==> flow/design.v <==
module surrounding(CLK,rst,EN,TRIG1,TRIG2,TRIG3,TRIG4,TRIG5,ECHO1,ECHO2,ECHO3,ECHO4,ECHO5,min,distance);
input CLK;                
input rst;                
input EN;                 
output reg [3:0] distance;
output reg TRIG1,TRIG2,TRIG3,TRIG4,TRIG5;          
input ECHO1,ECHO2,ECHO3,ECHO4,ECHO5;               
output reg [3:0] min;    
reg [24:0] count;
reg [24:0] count0,count1,count2,count3,count4,count5;
reg [24:0] countsg;
always @(posedge CLK)
begin
    if(rst)
    begin
        count<=0;
        TRIG1<=0;
        TRIG2<=0;
        TRIG3<=0;
        TRIG4<=0;
        TRIG5<=0;
    end
    else if(EN==1)
	 begin 
	     TRIG1<=0;
		  TRIG2<=0;
		  TRIG3<=0;
		  TRIG4<=0;
		  TRIG5<=0;
	 end
	 else if(EN==0)
	 begin
	     if(count==0|count==1)  
		  begin
		        TRIG1<=1;
		        TRIG2<=1;
		        TRIG3<=1;
		        TRIG4<=1;
		        TRIG5<=1;
				  count<=count+1;
		  end
		  else if(count==5000)         
		  begin 
		        TRIG1<=0;
		        TRIG2<=0;
		        TRIG3<=0;
		        TRIG4<=0;
		        TRIG5<=0;
		        count<=0;
		  end
		  else 
		  begin 
		        TRIG1<=0;
		        TRIG2<=0;
		        TRIG3<=0;
		        TRIG4<=0;
		        TRIG5<=0;
				  count<=count+1;
		  end
	  end
end
always @(posedge CLK)
if(rst)
begin
    count0<=0;
    count1<=0;
    count2<=0;
    count3<=0;
    count4<=0;
    count5<=0;
    min<=0;
    distance<=0;
end
else
begin
    if(count0==5000)
	 begin
	     count0<=0;
	     count1<=0;
		  count2<=0;
		  count3<=0;
		  count4<=0;
		  count5<=0;
		  min<=0;
    end	  
	 else
	 begin
		   count0<=count0+1;
	      if(ECHO1==1)
			begin 
				count1<=count1+1;
			end
			if(ECHO2==1)
			begin 
			count2<=count2+1;
			end
			if(ECHO3==1)
			begin 
			count3<=count3+1;
			end
			if(ECHO4==1)
			begin 
			count4<=count4+1;
			end
			if(ECHO5==1)
			begin 
				count5<=count5+1;
			end
	 end
	 if(ECHO1+ECHO2+ECHO3+ECHO4+ECHO5==4)
	 begin
	     if(count1>58&&count2>58&&count3>58&&count4>58&&count5>58)  
		  begin
		      min<=0;
				distance<=0;
        end
        else if(ECHO1==0)
        begin
            min<=1;
				distance<=count1*10/58;
        end
        else if(ECHO2==0)
        begin
            min<=2;
				distance<=count2*10/58;
        end
        else if(ECHO3==0)
        begin
            min<=3;
            distance<=count3*10/58;
		  end 
        else if(ECHO4==0)
        begin
            min<=4;
				distance<=count4*10/58;
        end
        else if(ECHO5==0)
        begin
            min<=5;
				distance<=count5*10/58;
        end			  
	 end
end
endmodule
module surrounding_driver(CLK,rst,CE20,EN,minsg,SG90);
input EN;                 
input [3:0] minsg;
output reg SG90;    
input CLK;                    
input rst;                    
input CE20;                   
reg [24:0] pwm;
reg [24:0] count;
always @(posedge CLK)
begin
	  if(rst) pwm<=0;
	  else if(CE20)
	  case(minsg)
		  0:begin pwm<=0; end
		  1:begin pwm<=40;  end
		  2:begin pwm<=60; end
		  3:begin pwm<=80; end
		  4:begin pwm<=100;end
		  5:begin pwm<=120; end
		  default: pwm<=0; 
	  endcase
end
always @(posedge CLK)
begin
     if(rst)
	  begin
	       count<=0;
	       SG90<=0;
	  end
     else if(count==1000)
	  begin
	       count<=0;
	  end
	  else if(count<pwm) 
	       begin 
			     SG90<=1;
				  count<=count+1;
			 end
	  else
	       begin
			     SG90<=0;
				  count<=count+1;
			 end
end
endmodule
module display_dis(clk,rst,distance,dig,seg);
input clk;
input rst;
input [3:0]distance;
output reg[3:0]dig;
output reg[6:0]seg;
reg[3:0]data1,data2;
reg[3:0]data;
reg q;
always@(posedge clk)
if(rst)
begin
data1<=0;data2<=0;
end
else
begin
data1<=distance%10;
data2<=distance/10;
end
always @(posedge clk)
if(rst)
begin
	q<=0;dig<=0;data<=0;
end
else
begin
	q<=q+1;
	case(q)
	1'd0 : begin dig<=4'b0001; data<=data1; end
	1'd1 : begin dig<=4'b0010; data<=data2; end
	endcase
end
always @(data)
begin 
	case(data)
   4'd0 : seg=7'b1111110;
   4'd1 : seg=7'b0110000;
   4'd2 : seg=7'b1101101;
   4'd3 : seg=7'b1111001;
   4'd4 : seg=7'b0110011;
   4'd5 : seg=7'b1011011;
   4'd6 : seg=7'b1011111;
   4'd7 : seg=7'b1110000;
   4'd8 : seg=7'b1111111;
   4'd9 : seg=7'b1111011;
   default : seg=7'b1111110;
   endcase
end
endmodule
module sur(
    input        CLK,
    input        rst,
    input        EN_sur,
    input        ECHO1,
    input        ECHO2,
    input        ECHO3,
    input        ECHO4,
    input        ECHO5,
    output       TRIG1,
    output       TRIG2,
    output       TRIG3,
    output       TRIG4,
    output       TRIG5,
    output       SG90,
    output [3:0] dig,
    output [6:0] seg,
    output [3:0] dis
);
wire [3:0] min;
wire [3:0] distance;
reg [24:0] count2;
reg        CLK2;
wire       CE20 = (count2 == 2000) && !CLK2;
always @(posedge CLK)
begin
    if (rst)
    begin
        count2 <= 0;
        CLK2   <= 0;
    end
    else if (count2 == 2000)
    begin
        count2 <= 0;
        CLK2   <= ~CLK2;
    end
    else
        count2 <= count2 + 1;
end
surrounding inst4(
    .CLK(CLK), .rst(rst), .EN(EN_sur),
    .TRIG1(TRIG1), .TRIG2(TRIG2), .TRIG3(TRIG3), .TRIG4(TRIG4), .TRIG5(TRIG5),
    .ECHO1(ECHO1), .ECHO2(ECHO2), .ECHO3(ECHO3), .ECHO4(ECHO4), .ECHO5(ECHO5),
    .min(min), .distance(distance)
);
surrounding_driver inst1(
    .CLK(CLK), .rst(rst), .CE20(CE20), .EN(EN_sur), .minsg(min), .SG90(SG90)
);
display_dis inst(
    .clk(CLK), .rst(rst), .distance(distance), .dig(dig), .seg(seg)
);
assign dis = distance;
endmodule
# Step by step through the tools: sur
# Tool output for the design above before and after an edit, in the order of the flow.
# Lines under "before" count in the file above, lines under "after" in the edited file.
# "diff" is "after" less "before", of the values as shown; "rel_change_pct" is that difference over "before", in percent.
# Library cell names are shortened.
# The mark - stands for no value.
# inputs
top	sur
clock	CLK
lib	sky130hd
pvt_corner	tt_025C_1v80

# Edit of the RTL
# The edit as a unified diff against the file above.
# This change comes from a script, not from a designer. The edited design behaves differently; no optimisation was intended.
# begin of diff
@@ -110,5 +110,5 @@
 	 if(ECHO1+ECHO2+ECHO3+ECHO4+ECHO5==4)
 	 begin
-	     if(count1>58&&count2>58&&count3>58&&count4>58&&count5>58)  
+	     if(count1>58&&count2>58&&(count3==58)&&count4>58&&count5>58)  
 		  begin
 		      min<=0;
# end of diff

# Elaborated design
# Counts by Yosys on the flattened word-level netlist (proc, flatten, opt, wreduce; memories kept). Print and check cells are left out. Cells with the same type and inputs are merged into one.
# Memory sizes are those after Yosys's memory passes, which may raise the word count (mostly to a power of two), join words into wider ones and drop unused or constant bits.
# op_classes
element	before	after	diff	rel_change_pct
n_logic	3	3	0	0.00
div_mod_pow	7	7	0	0.00
multipliers	5	5	0	0.00
n_mux	22	22	0	0.00
n_cmp	6	5	-1	-16.67
n_reduce_logical	12	12	0	0.00
n_eq	12	13	1	8.33
add_sub_neg	14	14	0	0.00
# ops
cell	before	after	diff	rel_change_pct
> comparator 25 x 6 -> 1 bit (second input constant)	5	4	-1	-20.00
== test 25 x 6 -> 1 bit (second input constant)	0	1	1	-
two-way mux 4 bit	15	15	0	0.00
adder 25 x 1 -> 25 bit (second input constant)	9	9	0	0.00
divider 32 x 6 -> 32 bit (second input constant)	5	5	0	0.00
logical AND 1 bit	5	5	0	0.00
multiplier 25 x 3 -> 28 bit (second input constant)	5	5	0	0.00
OR reduction 2 bit	4	4	0	0.00
adder 32 x 1 -> 32 bit	3	3	0	0.00
== test 25 x 13 -> 1 bit (second input constant)	2	2	0	0.00
== test 4 x 2 -> 1 bit (second input constant)	2	2	0	0.00
== test 4 x 3 -> 1 bit (second input constant)	2	2	0	0.00
two-way mux 1 bit	2	2	0	0.00
two-way mux 25 bit	2	2	0	0.00
NOT 1 bit	2	2	0	0.00
parallel mux 4 bit (select 2 bit)	2	2	0	0.00
adder 1 bit (second input constant)	1	1	0	0.00
adder 1 x 1 -> 2 bit	1	1	0	0.00
divider 4 x 4 -> 32 bit (second input constant)	1	1	0	0.00
== test 25 x 1 -> 1 bit (second input constant)	1	1	0	0.00
== test 25 x 10 -> 1 bit (second input constant)	1	1	0	0.00
== test 25 x 11 -> 1 bit (second input constant)	1	1	0	0.00
== test 32 x 3 -> 1 bit (second input constant)	1	1	0	0.00
== test 4 x 1 -> 1 bit (second input constant)	1	1	0	0.00
zero test 1 bit	1	1	0	0.00
zero test 25 bit	1	1	0	0.00
less-than comparator 25 bit	1	1	0	0.00
remainder unit 4 x 4 -> 32 bit (second input constant)	1	1	0	0.00
# Not every row of either side is listed.
# word_totals
element	before	after	diff	rel_change_pct
n_memories	1	1	0	0.00
clocked_rd_ports_x_width	7	7	0	0.00
mem_bits_ro	112	112	0	0.00
regBits	274	274	0	0.00
# memory_table
element	before	after
memory_list	16x7 r1 w0	16x7 r1 w0

# Longest topological paths
# Longest topological path by Yosys (ltp), each cell counted once; first at word level (registers and memories cut), then after technology mapping (sequential cells cut; the memories' decode and read muxes count).
# depth
element	before	after	diff	rel_change_pct
depth_word	9	9	0	0.00
abc_area	0	0	-	-
depth_mapped	71	71	0	0.00
ltp_nobuf	58	62	4	6.90

# After synthesis
# Source: synth_stat.txt of the flow (Yosys; design flattened, memories mapped). It holds for the ABC_AREA given above (unset counts as 0); a run with the other value may have another netlist.
# mapped
element	before	after	diff	rel_change_pct
n_buf	137	122	-15	-10.95
seq_area_um2	5124.9	5124.9	0.0	0.00
ff_cells	256	256	0	0.00
stdcells	3396	3271	-125	-3.68
mapped_area_um2	26445.4	25217.9	-1227.5	-4.64
# types
cell	before	after	diff	rel_change_pct
clkbuf_1	67	89	22	32.84
o211ai_1	57	77	20	35.09
inv_1	98	79	-19	-19.39
xor2_1	161	178	17	10.56
a211oi_1	58	43	-15	-25.86
a21o_1	64	51	-13	-20.31
buf_4	23	10	-13	-56.52
buf_2	21	11	-10	-47.62
buf_6	13	3	-10	-76.92
o21ai_1	33	24	-9	-27.27
o21bai_1	16	8	-8	-50.00
o221ai_1	15	7	-8	-53.33
a311oi_1	12	4	-8	-66.67
nand2b_1	12	20	8	66.67
nand3_1	128	135	7	5.47
or3_1	53	46	-7	-13.21
xnor2_1	133	127	-6	-4.51
nand4_1	75	69	-6	-8.00
# Not every row of either side is listed.
# By module: a second synthesis without flattening, with its own total; a netlist apart from the flattened one above.
# unflattened
element	before	after	diff	rel_change_pct
hier_cells	3405	3423	18	0.53
hier_area_um2	26007.4	26253.9	246.5	0.95
# Each row is one instance without its submodules.
# modules_before
mod	cells	mod_area_um2	seq_area_um2	n_inst
surrounding	3013	22576.7	3683.5	1
surrounding_driver	183	1586.5	620.6	1
sur	146	1228.7	520.5	1
display_dis	63	615.6	280.3	1
# modules_after
mod	cells	mod_area_um2	seq_area_um2	n_inst
surrounding	3031	22823.1	3683.5	1
surrounding_driver	183	1586.5	620.6	1
sur	146	1228.7	520.5	1
display_dis	63	615.6	280.3	1

# Worst setup path after synthesis
# OpenSTA on the mapped netlist: ideal clock, no wires. The path of least setup slack (recovery checks aside). Input and output delay are each 20% of the period. Register names are those of the netlist, which keeps one name where synthesis merged equal registers.
# synth_path
element	before	after	diff	rel_change_pct
kind	input -> register	input -> register	-	-
startpoint	input port ECHO4	input port ECHO2	-	-
endpoint	register inst4.distance[1]	register inst4.distance[0]	-	-
in_delay_ns	5.000	5.000	0.000	0.00
clock_period_ns	25.0	25.0	0.0	0.00
required_ns	24.941	24.883	-0.058	-0.23
setup_slack_ns	7.126	5.430	-1.696	-
arrival_time_ns	17.815	19.453	1.638	9.19
stages	60	62	2	3.33
setup_time_ns	0.059	0.117	0.058	-
delay_ns	12.874	14.570	1.696	13.17
synth_period_reached_ns	17.874	19.57	1.696	9.49
# "delay_ns" = arrival - input delay + setup time.
# "stages" counts driving pins, that of a launching flip-flop among them; a cell with two outputs on the path counts twice.
# "synth_period_reached_ns" = period - worst setup slack (recovery checks aside). The figure is calculated, with input and output delays left at 20% of the set period.
# Between the ends stands the longest chain of elaborated cells between them, by number of cells; it is not shown to be the way that was timed. Of several equally long chains one is given.
# A line is the first line of the expression or statement that the cell stems from. Yosys adds cells for indexed reads and writes and turns some case tables into memories.
# A register here has more assigning lines than the two given.
# synth_between_before
cell_sequence	nand2_1 or3_1 a211oi_1 a211oi_1 o221ai_2 o211ai_4 nor2_1 o21ai_0 o41ai_2 nand3_1 and3_1 buf_6 a32o_1 or3_4 buf_6 o211ai_2 nor3_1 a221o_1 [... 24 more ...] mux2i_1 o21ai_2 a21oi_1 o221ai_4 mux2i_2 and4_1 o221a_4 o2111ai_2 a41oi_2 buf_6 mux2_1 nor2_1 or2_1 a21oi_1 a311oi_2 inv_1 o31ai_1 a22o_1
cone_cells	10
classes_between	add/sub: 2; eq/ne: 2; mux: 5; reduce/logical: 1
# synth_lines_before
element	line	source
from (decl)	247	input        ECHO4,
to (assign)	120	distance<=count1*10/58;
to (assign)	125	distance<=count2*10/58;
to (decl)	5	output reg [3:0] distance;
# before: Chain of elaborated cells between the ends: none given.
# synth_between_after
cell_sequence	clkbuf_1 clkinv_1 nor2_1 o31ai_1 a211oi_1 o211ai_1 o211ai_1 a21oi_1 o211a_1 or2_0 a221oi_2 or2_1 buf_4 a31oi_4 a211o_1 nor4_2 or2_1 a21boi_4 [... 26 more ...] mux2_2 a211oi_4 o311ai_0 a21oi_1 nor4_2 nor4_4 a21bo_2 a211oi_1 o311ai_2 nand2_2 mux2_4 o31ai_4 a21boi_2 or4_1 o221ai_2 xor2_1 inv_1 a32o_1
elab_chain_cells	6
cone_cells	10
classes_between	add/sub: 4; eq/ne: 2; mux: 3; reduce/logical: 1
# synth_lines_after
element	line	source
from (decl)	245	input        ECHO2,
adder 1 x 1 -> 2 bit	110	if(ECHO1+ECHO2+ECHO3+ECHO4+ECHO5==4)
adder 32 x 1 -> 32 bit (3 in a row)	110
== test 32 x 3 -> 1 bit	110
AND reduction 2 bit	-
to (assign)	120	distance<=count1*10/58;
to (assign)	125	distance<=count2*10/58;
to (decl)	5	output reg [3:0] distance;

# Timing after layout
# From the final timing report of the runs of pair 1: the path of least setup slack in the routed layout; clock arrival at registers is part of the times.
# layout_path
element	before	after	diff	rel_change_pct
kind	input -> register	input -> register	-	-
startpoint	input port ECHO3	input port ECHO4	-	-
endpoint	register inst4.distance[0]	register inst4.distance[0]	-	-
setup_slack_ns	1.70	1.50	-0.20	-
required_ns	22.64	22.58	-0.06	-0.27
in_delay_ns	4.42	4.42	0.00	0.00
clock_period_ns	22.1	22.1	0.0	0.00
arrival_time_ns	20.94	21.08	0.14	0.67
setup_time_ns	0.06	0.11	0.05	-
stages	55	59	4	7.27
# Between the ends stands the longest chain of elaborated cells between them, by number of cells; it is not shown to be the way that was timed. Of several equally long chains one is given.
# A register here has more assigning lines than the two given.
# layout_between_before
cell_sequence	buf_2 inv_1 nor2_1 nand2_1 mux2_1 o211ai_1 o221ai_1 o21ai_1 o21a_1 inv_1 nand4_1 and3_1 a2111oi_0 a2111oi_0 o21ai_1 a2111oi_1 a211o_1 o311a_1 [... 19 more ...] or2_1 mux2i_1 o21ai_2 a21oi_1 o221ai_4 mux2i_2 a31oi_1 o221a_4 o21ai_1 a41oi_2 maj3_1 mux2_4 o31ai_4 a21o_1 o311ai_0 a21oi_1 a31oi_1 o21ai_1
elab_chain_cells	5
cone_cells	10
classes_between	add/sub: 3; eq/ne: 2; mux: 4; reduce/logical: 1
# layout_lines_before
element	line	source
from (decl)	246	input        ECHO3,
adder 32 x 1 -> 32 bit (3 in a row)	110	if(ECHO1+ECHO2+ECHO3+ECHO4+ECHO5==4)
== test 32 x 3 -> 1 bit	110
AND reduction 2 bit	-
to (assign)	120	distance<=count1*10/58;
to (assign)	125	distance<=count2*10/58;
to (decl)	5	output reg [3:0] distance;
# layout_between_after
cell_sequence	clkdlybuf4s50_1 inv_1 nand2_1 or4_1 mux2_1 o211ai_1 o211ai_1 a21oi_1 o211a_1 o21ai_4 a221oi_2 o22ai_1 nand3_1 and3_1 nand2_2 xnor2_2 nor3_1 a31oi_1 [... 23 more ...] mux2_2 a211oi_4 nor2_1 a21oi_1 nor4_2 nor4_4 a21bo_2 a211oi_1 o311ai_2 nand2_2 mux2_4 o31ai_4 a21boi_4 or4_1 o221ai_2 xor2_1 inv_1 a32o_1
cone_cells	10
classes_between	add/sub: 2; eq/ne: 2; mux: 5; reduce/logical: 1
# layout_lines_after
element	line	source
from (decl)	247	input        ECHO4,
to (assign)	120	distance<=count1*10/58;
to (assign)	125	distance<=count2*10/58;
to (decl)	5	output reg [3:0] distance;
# after: Chain of elaborated cells between the ends: none given.

# Layout results
# Runs of the flow (Yosys, OpenROAD) on both versions; the two runs of a pair have the same settings. The constraints put input and output delay at 20% of the set period each and load the outputs with 0.01 pF.
# flow_settings_pair_1
CORE_UTILIZATION	40
period_ns	22.1
CAP_MARGIN	20
CORE_MARGIN	2
SLEW_MARGIN	20
# results_pair_1
element	before	after	diff	rel_change_pct
hold_ws_ns	0.471	0.474	0.003	-
fin_tns_ns	0.000	0.000	0.000	-
final_die_area_um2	68186.3	65068.4	-3117.9	-4.57
final_cell_area_um2	28199.5	27276.2	-923.3	-3.27
synth_area_um2	26445.4	25217.9	-1227.5	-4.64
setup_ws_ns	1.696	1.504	-0.192	-
# flow_settings_pair_2
ABC_AREA	0
CORE_ASPECT_RATIO	0.61
CORE_MARGIN	2
CORE_UTILIZATION	62
GPL_ROUTABILITY_DRIVEN	1
MAX_ROUTING_LAYER	met5
PLACE_DENSITY_LB_ADDON	0.1
TNS_END_PERCENT	80
period_ns	21.8
CAP_MARGIN	20
SLEW_MARGIN	20
# results_pair_2
element	before	after	diff	rel_change_pct
hold_ws_ns	0.473	0.464	-0.009	-
fin_tns_ns	0.000	0.000	0.000	-
final_die_area_um2	44372.8	42352.5	-2020.3	-4.55
final_cell_area_um2	27742.9	26937.1	-805.8	-2.90
synth_area_um2	26445.4	25217.9	-1227.5	-4.64
setup_ws_ns	0.917	0.699	-0.218	-
